==> flow/design.v <==
`timescale 1ns / 1ps
module uart_rx #(
  parameter   CLK_FREQ      = 125_000_000,
  parameter   BAUD_RATE     = 115_200,
  parameter   CLKS_PER_BIT  = CLK_FREQ / BAUD_RATE
)
(
  input wire        iClk, iRst,
  input wire        iRxSerial,
  output wire [7:0] oRxByte, 
  output wire       oRxDone
 );
  localparam sIDLE             = 3'b000;
  localparam sRX_START         = 3'b001;
  localparam sRX_DATA          = 3'b010;
  localparam sRX_SAMPLE        = 3'b011;
  localparam sRX_DATA_COMPLETE = 3'b100;
  localparam sRX_STOP          = 3'b101;
  localparam sRX_DONE          = 3'b110;
  reg [2:0] rFSM_Current, wFSM_Next; 
  reg [$clog2(CLKS_PER_BIT):0]   rCnt_Current, wCnt_Next;
  reg [2:0] rBit_Current, wBit_Next;
  reg [7:0] rRxData_Current, wRxData_Next;  
  reg rRx1, rRx2;
  always @(posedge iClk)
    begin
      rRx1 <= iRxSerial;
      rRx2 <= rRx1;
    end
  always @(posedge iClk)
    begin
      if(iRst == 1)
      begin
          rFSM_Current <= sIDLE;
          rCnt_Current <= 0;
          rBit_Current <= 0;
          rRxData_Current <= 0;
      end
      else
      begin
          rFSM_Current <= wFSM_Next;
          rCnt_Current <= wCnt_Next;
          rBit_Current <= wBit_Next;
          rRxData_Current <= wRxData_Next;
      end
    end
 always @(*)
    begin
        case(rFSM_Current)
            sIDLE: 
                begin
                wCnt_Next = 0;
                wBit_Next = 0;
                wRxData_Next = 0; 
                if(iRxSerial == 0)
                    wFSM_Next = sRX_START;
                else
                    wFSM_Next = sIDLE;
                end
            sRX_START:
                begin
                    wBit_Next = 0;
                    wRxData_Next = rRxData_Current;
                    if(rCnt_Current < (CLKS_PER_BIT - 1) ) begin
                        wFSM_Next = sRX_START;
                        wCnt_Next = rCnt_Current + 1;
                    end else begin
                        wFSM_Next = sRX_DATA;
                        wCnt_Next = 0;
                    end
                end
            sRX_DATA:
                begin
                    if(rCnt_Current < (((CLKS_PER_BIT-1)/2) - 1))
                        begin
                        wFSM_Next = sRX_DATA;
                        wCnt_Next = rCnt_Current + 1;
                        wBit_Next = rBit_Current;
                        wRxData_Next = rRxData_Current;
                        end
                    else
                        begin
                        wFSM_Next = sRX_SAMPLE;
                        wCnt_Next = rCnt_Current + 1;
                        wBit_Next = rBit_Current;
                        wRxData_Next = rRxData_Current;
                        end
                end
            sRX_SAMPLE:
                begin
                    wFSM_Next = sRX_DATA_COMPLETE;
                    wCnt_Next = rCnt_Current + 1;
                    wBit_Next = rBit_Current;
                    wRxData_Next = {rRx2, rRxData_Current[7:1]};
                end
            sRX_DATA_COMPLETE:
                begin
                    if(rCnt_Current < (CLKS_PER_BIT - 1))
                        begin
                        wFSM_Next = sRX_DATA_COMPLETE;
                        wCnt_Next = rCnt_Current + 1;
                        wBit_Next = rBit_Current;
                        wRxData_Next = rRxData_Current;
                        end
                    else
                        begin
                        if(rBit_Current < 7)
                            begin
                            wFSM_Next = sRX_DATA;
                            wCnt_Next = 0;
                            wBit_Next = rBit_Current+1;
                            wRxData_Next = rRxData_Current;
                            end
                        else
                            begin
                            wFSM_Next = sRX_STOP;
                            wCnt_Next = 0;
                            wBit_Next = 0;
                            wRxData_Next = rRxData_Current;
                            end    
                        end
                end
            sRX_STOP:
                begin
                    wRxData_Next = rRxData_Current;
                    wBit_Next = 0;
                    if (rCnt_Current < (CLKS_PER_BIT - 1))
                        begin
                            wFSM_Next = sRX_STOP;
                            wCnt_Next = rCnt_Current + 1;
                        end
                    else
                        begin
                            wFSM_Next = sRX_DONE;
                            wCnt_Next = 0;
                        end
                end
            sRX_DONE:
                begin
                wRxData_Next = rRxData_Current;
                wBit_Next = 0;
                wCnt_Next = 0;
                wFSM_Next = sIDLE;
                end
            default:
                begin
                wFSM_Next = sIDLE;
                wCnt_Next = 0;
                wBit_Next = 0;
                wRxData_Next = 0;
                end
            endcase
    end
    assign oRxByte = rRxData_Current;
    assign oRxDone = (rFSM_Current == sRX_DONE) ? 1 : 0;
endmodule
`timescale 1ns / 1ps
module uart_tx #(
    parameter   CLK_FREQ      = 125000000,
    parameter   BAUD_RATE     = 115200,
    parameter   CLKS_PER_BIT  = CLK_FREQ / BAUD_RATE
  )
  (
   input wire       iClk, iRst,
   input wire       iTxStart,
   input wire [7:0] iTxByte, 
   output wire      oTxSerial,
   output wire      oTxBusy,
   output wire      oTxDone
   );
  localparam sIDLE         = 3'b000;
  localparam sTX_START     = 3'b001;
  localparam sTX_DATA      = 3'b010;
  localparam sTX_STOP      = 3'b011;
  localparam sDONE         = 3'b100;
  reg [2:0] rFSM_Current, wFSM_Next; 
  reg [$clog2(CLKS_PER_BIT):0]   rCnt_Current, wCnt_Next;
  reg [2:0] rBit_Current, wBit_Next;
  reg [7:0] rTxData_Current, wTxData_Next;
  always @(posedge iClk)
  begin
    if (iRst==1)
      begin
        rFSM_Current <= sIDLE;
        rCnt_Current <= 0;
        rBit_Current <= 0;
        rTxData_Current <= 0;
      end
    else
      begin
        rFSM_Current <= wFSM_Next;
        rCnt_Current <= wCnt_Next;
        rBit_Current <= wBit_Next;
        rTxData_Current <= wTxData_Next;
      end
  end
  always @(*)
    begin
      case (rFSM_Current)
        sIDLE :
          begin
            wCnt_Next = 0;
            wBit_Next = 0;
            if (iTxStart == 1)
              begin
                wFSM_Next = sTX_START;
                wTxData_Next = iTxByte;    
              end
            else
             begin    
                wFSM_Next = sIDLE;
                wTxData_Next = rTxData_Current;
             end
          end 
        sTX_START :
            begin
              wTxData_Next = rTxData_Current;
              wBit_Next = 0;
              if (rCnt_Current < (CLKS_PER_BIT - 1) )
                begin
                  wFSM_Next = sTX_START;
                  wCnt_Next = rCnt_Current + 1;
                end
              else
                begin
                  wFSM_Next = sTX_DATA;
                  wCnt_Next = 0;
                end
            end 
          sTX_DATA :
            begin
              if (rCnt_Current < (CLKS_PER_BIT - 1) )
                begin
                  wFSM_Next = sTX_DATA;
                  wCnt_Next = rCnt_Current + 1;
                  wTxData_Next = rTxData_Current;
                  wBit_Next = rBit_Current;
                end
              else
                begin
                  wCnt_Next = 0;
                  if (rBit_Current != 7)
                    begin
                      wFSM_Next = sTX_DATA;
                      wBit_Next = rBit_Current + 1;
                      wTxData_Next = { 1'b0, rTxData_Current[7:1] };  
                    end
                  else
                    begin
                      wFSM_Next = sTX_STOP;
                      wBit_Next = 0;
                      wTxData_Next = rTxData_Current;
                    end
                end
            end  
          sTX_STOP :
            begin
              wTxData_Next = rTxData_Current;
              wBit_Next = 0;
              if (rCnt_Current < (CLKS_PER_BIT - 1) )
                begin
                  wFSM_Next = sTX_STOP;
                  wCnt_Next = rCnt_Current + 1;
                end
              else
                begin
                  wFSM_Next = sDONE;
                  wCnt_Next = 0;
                end
            end 
          sDONE :
            begin
              wTxData_Next = rTxData_Current;
              wBit_Next = 0;
              wCnt_Next = 0;
              wFSM_Next = sIDLE;
            end
          default :
            begin
              wFSM_Next = sIDLE;
              wCnt_Next = 0;
              wBit_Next = 0;
              wTxData_Next = 0;
            end 
        endcase
    end
  reg rTxSerial;
  always @(*)
  begin
    if (rFSM_Current == sTX_START)
      rTxSerial = 0;
    else if (rFSM_Current == sTX_DATA)
      rTxSerial = rTxData_Current[0];
    else
      rTxSerial = 1;
  end
  assign oTxSerial = rTxSerial;
  assign oTxBusy = ( (rFSM_Current == sIDLE) || (rFSM_Current == sDONE) ) ? 0 : 1;
  assign oTxDone = (rFSM_Current == sDONE) ? 1 : 0;
endmodule
`timescale 1ns / 1ps
module partial_full_adder(
    input   wire iA, iB,
    input   wire iCarryIn,
    output  wire oSum, oGen, oPropagate
    );
assign oSum = iA ^ iB ^ iCarryIn;
assign oGen = iA & iB;
assign oPropagate = iA | iB;
endmodule
`timescale 1ns / 1ps
module carry_lookahead_adder_4b #(
    parameter ADDER_WIDTH = 4
) (
    input   wire [ADDER_WIDTH-1:0] iA, iB,
    input   wire                   iCarryIn,
    output  wire [ADDER_WIDTH-1:0] oSum,
    output  wire                   oCarry
);
    wire [ADDER_WIDTH-1:0] wGen, wPropagate;
    partial_full_adder PFA1(
        .iA(iA[0]),
        .iB(iB[0]),
        .iCarryIn(iCarryIn),
        .oSum(oSum[0]),
        .oGen(wGen[0]),
        .oPropagate(wPropagate[0])
    );
    partial_full_adder PFA2(
        .iA(iA[1]),
        .iB(iB[1]),
        .iCarryIn(wCarry[0]),  
        .oSum(oSum[1]),
        .oGen(wGen[1]),
        .oPropagate(wPropagate[1])
    );
    partial_full_adder PFA3(
        .iA(iA[2]),
        .iB(iB[2]),
        .iCarryIn(wCarry[1]),  
        .oSum(oSum[2]),
        .oGen(wGen[2]),
        .oPropagate(wPropagate[2])
    );
    partial_full_adder PFA4(
        .iA(iA[3]),
        .iB(iB[3]),
        .iCarryIn(wCarry[2]),  
        .oSum(oSum[3]),
        .oGen(wGen[3]),
        .oPropagate(wPropagate[3])
    );
    wire [ADDER_WIDTH-2:0] wCarry;
    assign wCarry[0] = wGen[0] | (wPropagate[0] & iCarryIn);
    assign wCarry[1] = wGen[1] | (wPropagate[1] & wGen[0]) | (wPropagate[1] & wPropagate[0] & iCarryIn);
    assign wCarry[2] = wGen[2] | (wPropagate[2] & wGen[1]) | (wPropagate[2] & wPropagate[1] & wGen[0]) | (wPropagate[2] & wPropagate[1] & wPropagate[0] & iCarryIn);
    assign oCarry    = wGen[3] | (wPropagate[3] & wGen[2]) | (wPropagate[3] & wPropagate[2] & wGen[1]) | (wPropagate[3] & wPropagate[2] & wPropagate[1] & wGen[0]) | (wPropagate[3] & wPropagate[2] & wPropagate[1] & wPropagate[0] & iCarryIn); 
endmodule
`timescale 1ns / 1ps
module carry_lookahead_adder_16b (
    input   wire [15:0] iA, iB,
    input   wire                   iCarryIn,
    output  wire [15:0] oSum,
    output  wire                   oCarry
);
    wire [2:0] w_oCarry;
    carry_lookahead_adder_4b CLA1(.iA(iA[3:0]), .iB(iB[3:0]), .iCarryIn(iCarryIn), .oSum(oSum[3:0]), .oCarry(w_oCarry[0]));
    carry_lookahead_adder_4b CLA2(.iA(iA[7:4]), .iB(iB[7:4]), .iCarryIn(w_oCarry[0]), .oSum(oSum[7:4]), .oCarry(w_oCarry[1]));
    carry_lookahead_adder_4b CLA3(.iA(iA[11:8]), .iB(iB[11:8]), .iCarryIn(w_oCarry[1]), .oSum(oSum[11:8]), .oCarry(w_oCarry[2]));
    carry_lookahead_adder_4b CLA4(.iA(iA[15:12]), .iB(iB[15:12]), .iCarryIn(w_oCarry[2]), .oSum(oSum[15:12]), .oCarry(oCarry));
endmodule
`timescale 1ns / 1ps
module carry_select_adder_Nb #(
    parameter ADDER_WIDTH = 128,
    parameter SUB_WIDTH = 16
) (
    input   wire [ADDER_WIDTH-1:0] iA, iB,
    input   wire                   iCarryIn,
    output  wire [ADDER_WIDTH-1:0] oSum,
    output  wire                   oCarry
);
    wire oCarry1;
    wire [1:0] oCarryFA [0:ADDER_WIDTH/SUB_WIDTH-1];
    wire [SUB_WIDTH-1:0] oSumFA [0:ADDER_WIDTH/SUB_WIDTH-1][0:1];
    carry_lookahead_adder_16b CLA(.iA(iA[SUB_WIDTH-1:0]), .iB(iB[SUB_WIDTH-1:0]), .iCarryIn(iCarryIn), .oSum(oSum[SUB_WIDTH-1:0]), .oCarry(oCarry1));
    genvar i;
    generate
        for (i = SUB_WIDTH; i < ADDER_WIDTH; i = i + SUB_WIDTH)
        begin : adders
            carry_lookahead_adder_16b CLA_noCarry(.iA(iA[i+SUB_WIDTH-1:i]), .iB(iB[i+SUB_WIDTH-1:i]), .iCarryIn(1'b0), .oSum(oSumFA[i/SUB_WIDTH][0]), .oCarry(oCarryFA[i/SUB_WIDTH][0]));
            carry_lookahead_adder_16b CLA_carry(.iA(iA[i+SUB_WIDTH-1:i]), .iB(iB[i+SUB_WIDTH-1:i]), .iCarryIn(1'b1), .oSum(oSumFA[i/SUB_WIDTH][1]), .oCarry(oCarryFA[i/SUB_WIDTH][1]));
        end
    endgenerate
    wire [1:ADDER_WIDTH/SUB_WIDTH-1] mux_select;
    assign mux_select[1] = (oCarry1 == 0) ? oCarryFA[1][0] : oCarryFA[1][1];
    genvar j;
    generate
        for (j = 2; j < ADDER_WIDTH/SUB_WIDTH; j = j + 1)
        begin
            assign mux_select[j] = (mux_select[j-1] == 0) ? oCarryFA[j-1][0] : oCarryFA[j-1][1];
        end
    endgenerate
    generate
        genvar l;
        for (l = 0; l < SUB_WIDTH; l = l + 1)
        begin : assign_bit
            assign oSum[SUB_WIDTH + l] = (oCarry1 == 0) ? oSumFA[1][0][l] : oSumFA[1][1][l];
        end
    endgenerate
    genvar k;
    generate
        for (k = SUB_WIDTH*2; k < ADDER_WIDTH; k = k + SUB_WIDTH)
        begin : assign_sum
            genvar l;
            for (l = 0; l < SUB_WIDTH; l = l + 1)
            begin : assign_bit
                assign oSum[k+l] = (mux_select[k/SUB_WIDTH] == 0) ? oSumFA[k/SUB_WIDTH][0][l] : oSumFA[k/SUB_WIDTH][1][l];
            end
        end
    endgenerate
    assign oCarry = (mux_select[ADDER_WIDTH/SUB_WIDTH-1] == 0) ? oCarryFA[ADDER_WIDTH/SUB_WIDTH-1][0] : oCarryFA[ADDER_WIDTH/SUB_WIDTH-1][1];
endmodule
`timescale 1ns / 1ps
module mp_adder #(
      parameter OPERAND_WIDTH = 512,
      parameter ADDER_WIDTH   = 128,
      parameter N_ITERATIONS  = OPERAND_WIDTH / ADDER_WIDTH
    )
    (
    input  wire                       iClk,
    input  wire                       iRst,
    input  wire                       iStart,
    input  wire                       iCommand,
    input  wire [OPERAND_WIDTH-1:0]   iOpA,
    input  wire [OPERAND_WIDTH-1:0]   iOpB,
    output wire [OPERAND_WIDTH:0]     oRes,  
    output wire                       oDone);
    wire [OPERAND_WIDTH-1:0] regA_D;
    reg  [OPERAND_WIDTH-1:0] regA_Q;
    always @(posedge iClk)
    begin
        if(iRst==1)     regA_Q <= { OPERAND_WIDTH{1'b0} }; 
        else            regA_Q <= regA_D;
    end
    wire [OPERAND_WIDTH-1:0] regB_D;
    reg  [OPERAND_WIDTH-1:0] regB_Q;    
    always @(posedge iClk)
    begin
      if(iRst==1)       regB_Q <= {OPERAND_WIDTH{1'b0}}; 
      else              regB_Q <= regB_D;
    end
    reg          muxA_sel;
    wire [OPERAND_WIDTH-1:0] muxA_Out;
    assign muxA_Out = (muxA_sel == 0) ? iOpA : { {ADDER_WIDTH{1'b0}}  , regA_Q[OPERAND_WIDTH-1:ADDER_WIDTH]};
    assign regA_D = muxA_Out;
    wire [OPERAND_WIDTH-1:0] w_invOpB;
    assign w_invOpB = (iCommand == 0) ? iOpB : (~iOpB);
    reg  muxB_sel;
    wire  [OPERAND_WIDTH-1:0] muxB_Out;
    assign muxB_Out = (muxB_sel == 0) ? w_invOpB : { {ADDER_WIDTH{1'b0}}  , regB_Q[OPERAND_WIDTH-1:ADDER_WIDTH]};
    assign regB_D = muxB_Out;
    wire [ADDER_WIDTH-1:0]  operandA;
    wire [ADDER_WIDTH-1:0]  operandB;
    wire                    carry_in;
    wire [ADDER_WIDTH-1:0]  result;
    wire                    carry_out;
    carry_select_adder_Nb #( .ADDER_WIDTH(ADDER_WIDTH)) 
    carry_select_inst   (
        .iA( operandA ), 
        .iB( operandB ),
        .iCarryIn( carry_in ),
        .oSum(result),
        .oCarry(carry_out)
      );
    reg  [OPERAND_WIDTH-1:0] regResult;
    always @(posedge iClk)
    begin
        if(iRst==1)   regResult <= { OPERAND_WIDTH{1'b0} };
      else            regResult <= { result, regResult[OPERAND_WIDTH-1:ADDER_WIDTH] };
    end
    reg  regCout;
    always @(posedge iClk)
    begin
      if(iRst==1)   regCout <= 1'b0;
      else          regCout <= carry_out;
    end
    wire w_Carry;
    assign w_Carry = (iCommand == 0) ? 1'b0 : 1'b1;  
    reg  muxCarry_sel;
    wire muxCarryIn;
    assign muxCarryIn = (muxCarry_sel == 0) ? w_Carry : regCout;
    assign operandA = regA_Q;
    assign operandB = regB_Q;
    assign carry_in = muxCarryIn;
    assign oRes = { regCout, regResult};
    localparam s_IDLE         = 3'b000;
    localparam s_STORE_OPS    = 3'b001;
    localparam s_ADD_FIRST    = 3'b010;
    localparam s_ADD_WORDS    = 3'b011;
    localparam s_DONE         = 3'b100;
    reg [2:0] rFSM_current, wFSM_next;
    always @(posedge iClk)
    begin
        if(iRst==1)	  
            rFSM_current <= s_IDLE;
        else          
            rFSM_current <= wFSM_next;
    end
    reg [$clog2(N_ITERATIONS):0] rCnt_Current, wCnt_next;
    always @(posedge iClk)
    begin
        if(iRst==1)	  
            rCnt_Current <= 0;
        else          
            rCnt_Current <= wCnt_next;
    end
    always @(*)
    begin
        case(rFSM_current)
            s_IDLE: 
              begin         
                muxA_sel = 0;
                muxB_sel = 0;
                muxCarry_sel = 0;
                wCnt_next = 0;
                if (iStart==1)
                    wFSM_next = s_STORE_OPS;
                else
                    wFSM_next = s_IDLE;
              end
            s_STORE_OPS: 
              begin
                muxA_sel = 0;
                muxB_sel = 0;
                muxCarry_sel = 0;
                wCnt_next = rCnt_Current + 1;
                wFSM_next = s_ADD_FIRST;
              end
            s_ADD_FIRST: 
              begin
                muxA_sel = 1;
                muxB_sel = 1;
                muxCarry_sel = 0;
                wCnt_next = rCnt_Current + 1;
                wFSM_next = s_ADD_WORDS;
              end
            s_ADD_WORDS: 
              begin
                muxA_sel = 1;
                muxB_sel = 1;
                muxCarry_sel = 1;
                wCnt_next = rCnt_Current + 1;
                if ( rCnt_Current < (N_ITERATIONS - 1) )
                  wFSM_next = s_ADD_WORDS;
                else
                  wFSM_next = s_DONE;
              end
            s_DONE:
              begin
                muxA_sel = 1;
                muxB_sel = 1;
                muxCarry_sel = 1;
                wCnt_next = 0;
                wFSM_next = s_IDLE;
              end  
            default: 
              begin 
                muxA_sel = 0;
                muxB_sel = 0;
                muxCarry_sel = 0;
                wCnt_next = 0;
                wFSM_next = s_IDLE;
              end
        endcase
    end
    reg regDone;
    always @(posedge iClk)
    begin
      if(iRst)    regDone <= 1'd0; 
      else        regDone <= ( rFSM_current == s_DONE ) ? 1'b1 : 1'b0;
    end
    assign oDone = regDone;
endmodule
`timescale 1ns / 1ps
module uart_top #(
    parameter   OPERAND_WIDTH = 512,
    parameter   ADDER_WIDTH   = 128,
    parameter   NBYTES        = OPERAND_WIDTH / 8,  
    parameter   CLK_FREQ      = 125_000_000,
    parameter   BAUD_RATE     = 7_812_500    
  )  
  (
    input   wire   iClk, iRst,
    input   wire   iRx,
    output  wire   oTx
  );
  reg [NBYTES*8-1:0] rBuffer1, rBuffer2;
  wire [(NBYTES)*8:0] wBuffer3;
  reg [(NBYTES+1)*8-1:0] rBufferRes;
  localparam s_IDLE         = 3'b000;
  localparam s_WAIT_RX1     = 3'b001;
  localparam s_WAIT_RX2     = 3'b010;
  localparam s_ADDITION     = 3'b011;
  localparam s_TX           = 3'b100;
  localparam s_WAIT_TX      = 3'b101;
  localparam s_DONE         = 3'b110;
  localparam s_WAIT_ADD_SUB = 3'b111;
  reg [2:0]   rFSM;  
  reg         rTxStart;
  reg [7:0]   rTxByte;
  wire        wTxBusy;
  wire        wTxDone;
  wire [7:0] wRxByte;
  wire wRxDone;
  uart_tx #(  .CLK_FREQ(CLK_FREQ), .BAUD_RATE(BAUD_RATE) )
  UART_TX_INST
    (.iClk(iClk),
     .iRst(iRst),
     .iTxStart(rTxStart),
     .iTxByte(rTxByte),
     .oTxSerial(oTx),
     .oTxBusy(wTxBusy),
     .oTxDone(wTxDone)
     );
  uart_rx #( .CLK_FREQ(CLK_FREQ), .BAUD_RATE(BAUD_RATE) )
  UART_RX_INST
  (.iClk(iClk),
   .iRst(iRst),
   .iRxSerial(iRx),
   .oRxByte(wRxByte),
   .oRxDone(wRxDone)
   );
   reg r_StartAdd;
   wire w_DoneAdd;
   mp_adder #( .OPERAND_WIDTH(OPERAND_WIDTH), .ADDER_WIDTH(ADDER_WIDTH) ) MP_ADDER_INST
   (.iClk(iClk),
    .iRst(iRst),
    .iStart(r_StartAdd),
    .iCommand(r_add_sub[0]),
    .iOpA(rBuffer1),
    .iOpB(rBuffer2),
    .oRes(wBuffer3),
    .oDone(w_DoneAdd)
   );
   reg [7:0] r_add_sub;
  reg [$clog2(NBYTES):0] rCnt_Current;
  always @(posedge iClk)
  begin
  if (iRst == 1 ) 
    begin
      rFSM <= s_IDLE;
      rTxStart <= 0;
      rCnt_Current <= 0;
      rTxByte <= 0;
      rBuffer1 <= 0;
      rBuffer2 <= 0;
      rBufferRes <= 0;
    end 
  else 
    begin
      case (rFSM)
        s_IDLE :
          begin
            rFSM <= s_WAIT_ADD_SUB;
          end
        s_WAIT_ADD_SUB :
          begin
            if (wRxDone==1)
                begin
                    r_add_sub <= wRxByte;
                    rFSM <= s_WAIT_RX1;
                end 
             else
                begin
                    rFSM <= s_WAIT_ADD_SUB;
                end           
          end
        s_WAIT_RX1 :
          begin
          r_StartAdd <= 0;
            if (wRxDone==1)
                begin
                if(rCnt_Current<NBYTES-1)
                    begin
                    rCnt_Current<=rCnt_Current+1;
                    rFSM <= s_WAIT_RX1;
                    rBuffer1 <= { rBuffer1[NBYTES*8-9:0],wRxByte};            
                    end
                else
                    begin
                    rCnt_Current<=0;
                    rBuffer1 <= { rBuffer1[NBYTES*8-9:0],wRxByte}; 
                    rFSM <= s_WAIT_RX2;
                    end
                end 
             else
                begin
                    rFSM <= s_WAIT_RX1;
                end           
          end
          s_WAIT_RX2 :
          begin
            if (wRxDone==1)
                begin
                if(rCnt_Current<NBYTES-1)
                    begin
                    r_StartAdd <= 0;
                    rCnt_Current<=rCnt_Current+1;
                    rFSM <= s_WAIT_RX2;
                    rBuffer2 <= { rBuffer2[NBYTES*8-9:0],wRxByte};            
                    end
                else
                    begin
                    rCnt_Current<=0;
                    rBuffer2 <= { rBuffer2[NBYTES*8-9:0],wRxByte}; 
                    r_StartAdd <= 1;                  
                    rFSM <= s_ADDITION;
                    end
                end 
             else
                begin
                    r_StartAdd <= 0;
                    rFSM <= s_WAIT_RX2;
                end           
          end  
        s_ADDITION:
        begin
            rCnt_Current<=0;
            if(w_DoneAdd != 1)
                begin
                    r_StartAdd <= 1;
                    rFSM <= s_ADDITION;
                end
            else
                begin
                r_StartAdd <= 0;
                rFSM <= s_TX;
                if(r_add_sub[0] == 0)
                    begin
                    rBufferRes <= {7'b0000000,wBuffer3};
                    end
                else
                    begin
                    rBufferRes <= {8'b00000000,wBuffer3[OPERAND_WIDTH-1:0]};
                    end
                end
        end
        s_TX :
          begin
            if ( (rCnt_Current < (NBYTES+1)) && (wTxBusy ==0) ) 
              begin
                rFSM <= s_WAIT_TX;
                rTxStart <= 1; 
                rTxByte <= rBufferRes[(NBYTES+1)*8-1:(NBYTES+1)*8-8];             
                rBufferRes <= {rBufferRes[(NBYTES+1)*8-9:0] , 8'b0000_0000};     
                rCnt_Current <= rCnt_Current + 1;
              end 
            else 
              begin 
                rFSM <= s_DONE;
                rTxStart <= 0;
                rTxByte <= 0;
                rCnt_Current <= 0;
              end
            end 
            s_WAIT_TX :
              begin
                if (wTxDone) begin
                  rFSM <= s_TX;
                end else begin
                  rFSM <= s_WAIT_TX;
                  rTxStart <= 0;                   
                end
              end 
            s_DONE :
              begin
                rFSM <= s_WAIT_ADD_SUB;     
              end 
            default :
              rFSM <= s_IDLE;
          endcase
      end
    end       
endmodule
Tool chain data of uart_top
The steps from the RTL of uart_top to its reports follow in flow order.
Lines are those of the file above, counted from 1.
Library cell names are shortened.
Not given: --
Set-up
  top: uart_top
  clock input: iClk
  library: sky130hd
  corner: tt_025C_1v80

Word-level counts
Source: Yosys, flattened and elaborated, memories not mapped. Widths are those after wreduce. Registers that Yosys merges into a memory's read port (data or address) are not register bits. Print and check cells do not count.
Storage and ports
  bits of input ports: 3
  flip-flop bits (word level): 3149
  output and inout bits: 1
  cells after elaboration: 1887
Cells by class
  bitwise gates (word level): 1598
  muxes and demuxes: 185
  $lt $le $gt $ge: 7
  $add $sub $neg: 6
  equality and inequality tests: 30
  reductions and logical operators: 33
Operator list (number)
  520-bit parallel mux with 2-bit select: 1
  520-bit two-way mux: 2
  384-bit two-way mux: 2
  1-bit AND: 696
  1-bit bitwise OR: 532
  513-bit two-way mux: 1
  512-bit inverter: 1
  512-bit two-way mux: 1
  1-bit bitwise XOR: 354
  1-bit two-way mux: 143
  8-bit two-way mux: 4
  3-bit two-way mux: 10
  3-bit == test (second input constant): 9
  3-bit by 2-bit == test with 1-bit output (second input constant): 8
  8-bit parallel mux with 3-bit select: 1
  3-bit parallel mux with 4-bit select: 2
  7-bit parallel mux with 3-bit select: 1
  3-bit parallel mux with 7-bit select: 1
  7-bit two-way mux: 3
  3-bit OR reduction: 6
  3-bit parallel mux with 6-bit select: 1
  8-bit parallel mux with 2-bit select: 1
  1-bit inverter: 15
  2-bit OR reduction: 7
  2-bit AND reduction: 6
  3-bit by 1-bit == test with 1-bit output (second input constant): 4
  3-bit zero test: 4
  2-bit two-way mux: 6
Not listed: further kinds 25, cells in them 37.

Depth
Yosys ltp: most cells in a row. Word level: on the elaborated netlist, between registers, memories and ports. Mapped: between sequential cells and ports; inverters and the memories' decode and read muxes count.
Logic depth
  depth in word-level cells: 20
  ABC_AREA: 0
  depth in mapped cells: 16
  depth with buffers taken out: 15

After synthesis
The flow's flattened synthesis, as Yosys stat reports it; memories are mapped. The netlist is that of the ABC_AREA named above (0 if unset); the other value can give another one.
Totals and module areas in this step are rounded.
Mapped netlist
  standard cells after synthesis: 13383
  mapped area: 119000 um^2
  flip-flop cells: 3162
  buffers: 986
Cell types (number)
  dfxtp_1: 3160
  nand2_1: 2882
  a21oi_1: 1530
  a211oi_1: 896
  mux2i_1: 507
  xnor2_1: 571
  nor2_1: 1251
  clkbuf_1: 933
  ha_1: 263
  nor2b_1: 440
  inv_1: 341
  and2_1: 138
  fa_1: 25
  xor2_1: 38
  o21bai_1: 29
  nand2b_1: 28
  a22oi_1: 23
  o21ai_0: 33
Other cell types: 66; their cells: 295.
By module: a second synthesis without flattening, with its own total; a netlist apart from the flattened one above.
Second synthesis, totals
  cell total of the unflattened synthesis: 13842
  area total of the unflattened synthesis: 124000 um^2
Rows give one instance, submodules left out.
By module
  uart_top: instances 1, area 57000 um^2, cells 6856, seq. area 31500 um^2
  mp_adder: instances 1, area 50100 um^2, cells 4743, seq. area 30900 um^2
  partial_full_adder: instances 240, area 45.0 um^2, cells 6, seq. area 0.0 um^2
  carry_lookahead_adder_4b: instances 60, area 38.8 um^2, cells 5, seq. area 0.0 um^2
  carry_select_adder_Nb #(ADDER_WIDTH=128): instances 1, area 2100 um^2, cells 295, seq. area 0.0 um^2
  uart_rx: instances 1, area 1030 um^2, cells 108, seq. area 500 um^2
  uart_tx: instances 1, area 966 um^2, cells 100, seq. area 420 um^2
  carry_lookahead_adder_16b: instances 15, area 0.0 um^2, cells 0, seq. area 0.0 um^2

Path before layout
Source: OpenSTA report_checks on the synthesized netlist (no wires, ideal clock, input and output delay 20% of the period each), path of least setup slack; recovery checks are left aside. Register names are those of the netlist, which keeps one name where synthesis merged equal registers.
Timing path after synthesis
  kind: reg-to-reg
  start: reg MP_ADDER_INST.regB_Q[100]
  end: reg MP_ADDER_INST.regResult[501]
  required time: 7.872 ns
  library setup time: 0.128 ns
  path delay: 3.412 ns
  arrival time: 3.284 ns
  path buffers: 0
  period: 8.0 ns
  launch time at the first pin: 0.000 ns
  slack: 4.589 ns
  stages on the path: 16
  synthesis period reached: 3.411 ns
"path delay" = arrival - input delay + setup time.
"stages on the path" counts driving pins, that of a launching flip-flop among them; a cell with two outputs on the path counts twice.
"synthesis period reached" is the clock period less the worst setup slack; recovery checks do not enter. This is arithmetic on one report: input and output delays are still those of the set period (20% each).
Between the ends stands the longest chain of elaborated cells between them, by number of cells; it is not shown to be the way that was timed. Of several equally long chains one is given.
A line is the first line of the expression or statement that the cell stems from. Yosys adds cells for indexed reads and writes and turns some case tables into memories.
On the way, after synthesis
  path through: dfxtp_1 inv_1 ha_1 or4_4 nor3b_2 and2_1 and2_1 a21boi_1 o211ai_2 a311oi_2 nor2_1 o21bai_1 a21oi_1 fa_1 xor2_1 nor2_1
  cells in the longest elaborated chain: 10
Ends and longest elaborated chain, after synthesis
  start, declared: RTL line 446  | reg  [OPERAND_WIDTH-1:0] regB_Q;
  start, assigned: RTL line 449  | if(iRst==1)       regB_Q <= {OPERAND_WIDTH{1'b0}};
  start, assigned: RTL line 450  | else              regB_Q <= regB_D;
  1-bit AND: RTL line 308  | assign oGen = iA & iB;
  1-bit AND: RTL line 357  | assign oCarry    = wGen[3] | (wPropagate[3] & wGen[2]) | (wPropagate[3] & wPropagate[2] & wGen[1]) | (wPropaga ...
  1-bit bitwise OR x2: RTL line 357
  1-bit AND: RTL line 357
  1-bit bitwise OR: RTL line 357
  1-bit AND: RTL line 357
  1-bit bitwise OR: RTL line 357
  1-bit two-way mux: RTL line 400  | assign mux_select[j] = (mux_select[j-1] == 0) ? oCarryFA[j-1][0] : oCarryFA[j-1][1];
  1-bit two-way mux: RTL line 417  | assign oSum[k+l] = (mux_select[k/SUB_WIDTH] == 0) ? oSumFA[k/SUB_WIDTH][0][l] : oSumFA[k/SUB_WIDTH][1][l];
  end, assigned: RTL line 478  | if(iRst==1)   regResult <= { OPERAND_WIDTH{1'b0} };
  end, assigned: RTL line 479  | else            regResult <= { result, regResult[OPERAND_WIDTH-1:ADDER_WIDTH] };
  end, declared: RTL line 475  | reg  [OPERAND_WIDTH-1:0] regResult;

Timing after layout
From the final timing report of run A: the path of least setup slack in the routed layout; clock arrival at registers is part of the times.
Timing path post-layout
  kind: reg-to-reg
  start: reg MP_ADDER_INST.regB_Q[24]
  end: reg MP_ADDER_INST.regResult[509]
  launch time at the first pin: 0.95 ns
  library setup time: 0.13 ns
  arrival time: 5.16 ns
  slack: 2.46 ns
  required time: 7.61 ns
  stages on the path: 15
  path buffers: 0
  period: 6.81 ns
Between the ends stands the longest chain of elaborated cells between them, by number of cells; it is not shown to be the way that was timed. Of several equally long chains one is given.
On the way, post-layout
  path through: dfxtp_1 ha_1 nor2b_1 o21ai_0 nand2_1 a211oi_2 o21ai_2 o211ai_2 nand2_1 a311oi_2 o21bai_1 a21o_1 fa_1 xnor2_1 nor2_1
  cells in the longest elaborated chain: 14
Ends and longest elaborated chain, post-layout
  start, declared: RTL line 446  | reg  [OPERAND_WIDTH-1:0] regB_Q;
  start, assigned: RTL line 449  | if(iRst==1)       regB_Q <= {OPERAND_WIDTH{1'b0}};
  start, assigned: RTL line 450  | else              regB_Q <= regB_D;
  1-bit AND: RTL line 308  | assign oGen = iA & iB;
  1-bit AND: RTL line 357  | assign oCarry    = wGen[3] | (wPropagate[3] & wGen[2]) | (wPropagate[3] & wPropagate[2] & wGen[1]) | (wPropaga ...
  1-bit bitwise OR x2: RTL line 357
  1-bit AND: RTL line 357
  1-bit bitwise OR: RTL line 357
  1-bit two-way mux: RTL line 395  | assign mux_select[1] = (oCarry1 == 0) ? oCarryFA[1][0] : oCarryFA[1][1];
  1-bit two-way mux x6: RTL line 400  | assign mux_select[j] = (mux_select[j-1] == 0) ? oCarryFA[j-1][0] : oCarryFA[j-1][1];
  1-bit two-way mux: RTL line 417  | assign oSum[k+l] = (mux_select[k/SUB_WIDTH] == 0) ? oSumFA[k/SUB_WIDTH][0][l] : oSumFA[k/SUB_WIDTH][1][l];
  end, assigned: RTL line 478  | if(iRst==1)   regResult <= { OPERAND_WIDTH{1'b0} };
  end, assigned: RTL line 479  | else            regResult <= { result, regResult[OPERAND_WIDTH-1:ADDER_WIDTH] };
  end, declared: RTL line 475  | reg  [OPERAND_WIDTH-1:0] regResult;

Subject: uart_top on sky130hd, stored results

Hello all,

Settings and measured results of 3 stored flow runs for module uart_top (sky130hd), not sorted in any way. The constraints put input and output delay at 20% of the set period each and load the outputs with 0.01 pF.
By "period achieved" is meant the clock period of the run minus its worst setup slack. This is arithmetic on one report: input and output delays are still those of the set period (20% each).
"time of the worst setup path": the worst setup path's part of the clock period (all of it between registers, 20% less for each end at a port) less its slack. A launch clock that arrives late makes it longer, a capture clock that arrives late makes it shorter.
"power consumption" rests on the timing tool's default activity at the inputs, not on a simulated workload.
The results are shown rounded.

==> run A: settings <==
{ "CELL_PAD_IN_SITES_DETAIL_PLACEMENT": 2, "CORE_ASPECT_RATIO": 1.0, "CORE_UTILIZATION": 17, "CTS_CLUSTER_SIZE": 33, "PLACE_DENSITY_LB_ADDON": 0.21, "SLEW_MARGIN": 40, "period_ns": 6.81, "CAP_MARGIN": 20, "CORE_MARGIN": 2 }
==> run A: results <==
setup slack of the worst path: 2.46 ns
total negative slack: 0.000 ns
power consumption: 40.2 mW
period achieved: 4.352 ns
synthesized cell area: 119000 um^2
standard-cell area after layout: 141000 um^2
time of the worst setup path: 4.35 ns
critical path type: reg-to-reg
die area: 705000 um^2
worst hold slack in the final report: 0.328 ns

==> run B: settings <==
{ "ABC_AREA": 1, "CAP_MARGIN": 0, "CORE_MARGIN": 2, "CORE_UTILIZATION": 50, "CTS_CLUSTER_SIZE": 69, "GPL_TIMING_DRIVEN": 1, "MAX_ROUTING_LAYER": "met4", "PLACE_DENSITY_LB_ADDON": 0.23, "SETUP_SLACK_MARGIN": 0.52, "period_ns": 2.4, "SLEW_MARGIN": 20 }
==> run B: results <==
worst hold slack in the final report: 0.075 ns
die area: 238000 um^2
power consumption: 110 mW
synthesized cell area: 117000 um^2
time of the worst setup path: 5.11 ns
critical path type: reg-to-reg
total negative slack: -139 ns
setup slack of the worst path: -2.71 ns
standard-cell area after layout: 138000 um^2
period achieved: 5.113 ns

==> run C: settings <==
{ "ABC_AREA": 0, "CORE_ASPECT_RATIO": 1.13, "CORE_UTILIZATION": 27, "CTS_CLUSTER_DIAMETER": 389, "HOLD_SLACK_MARGIN": 0.26, "PLACE_DENSITY": 0.67, "TNS_END_PERCENT": 75, "period_ns": 5.62, "CAP_MARGIN": 20, "CORE_MARGIN": 2, "SLEW_MARGIN": 20 }
==> run C: results <==
total negative slack: 0.000 ns
die area: 445000 um^2
standard-cell area after layout: 135000 um^2
synthesized cell area: 119000 um^2
worst hold slack in the final report: 0.325 ns
time of the worst setup path: 4.25 ns
critical path type: reg-to-reg
period achieved: 4.254 ns
setup slack of the worst path: 1.37 ns
power consumption: 46.5 mW

Thanks
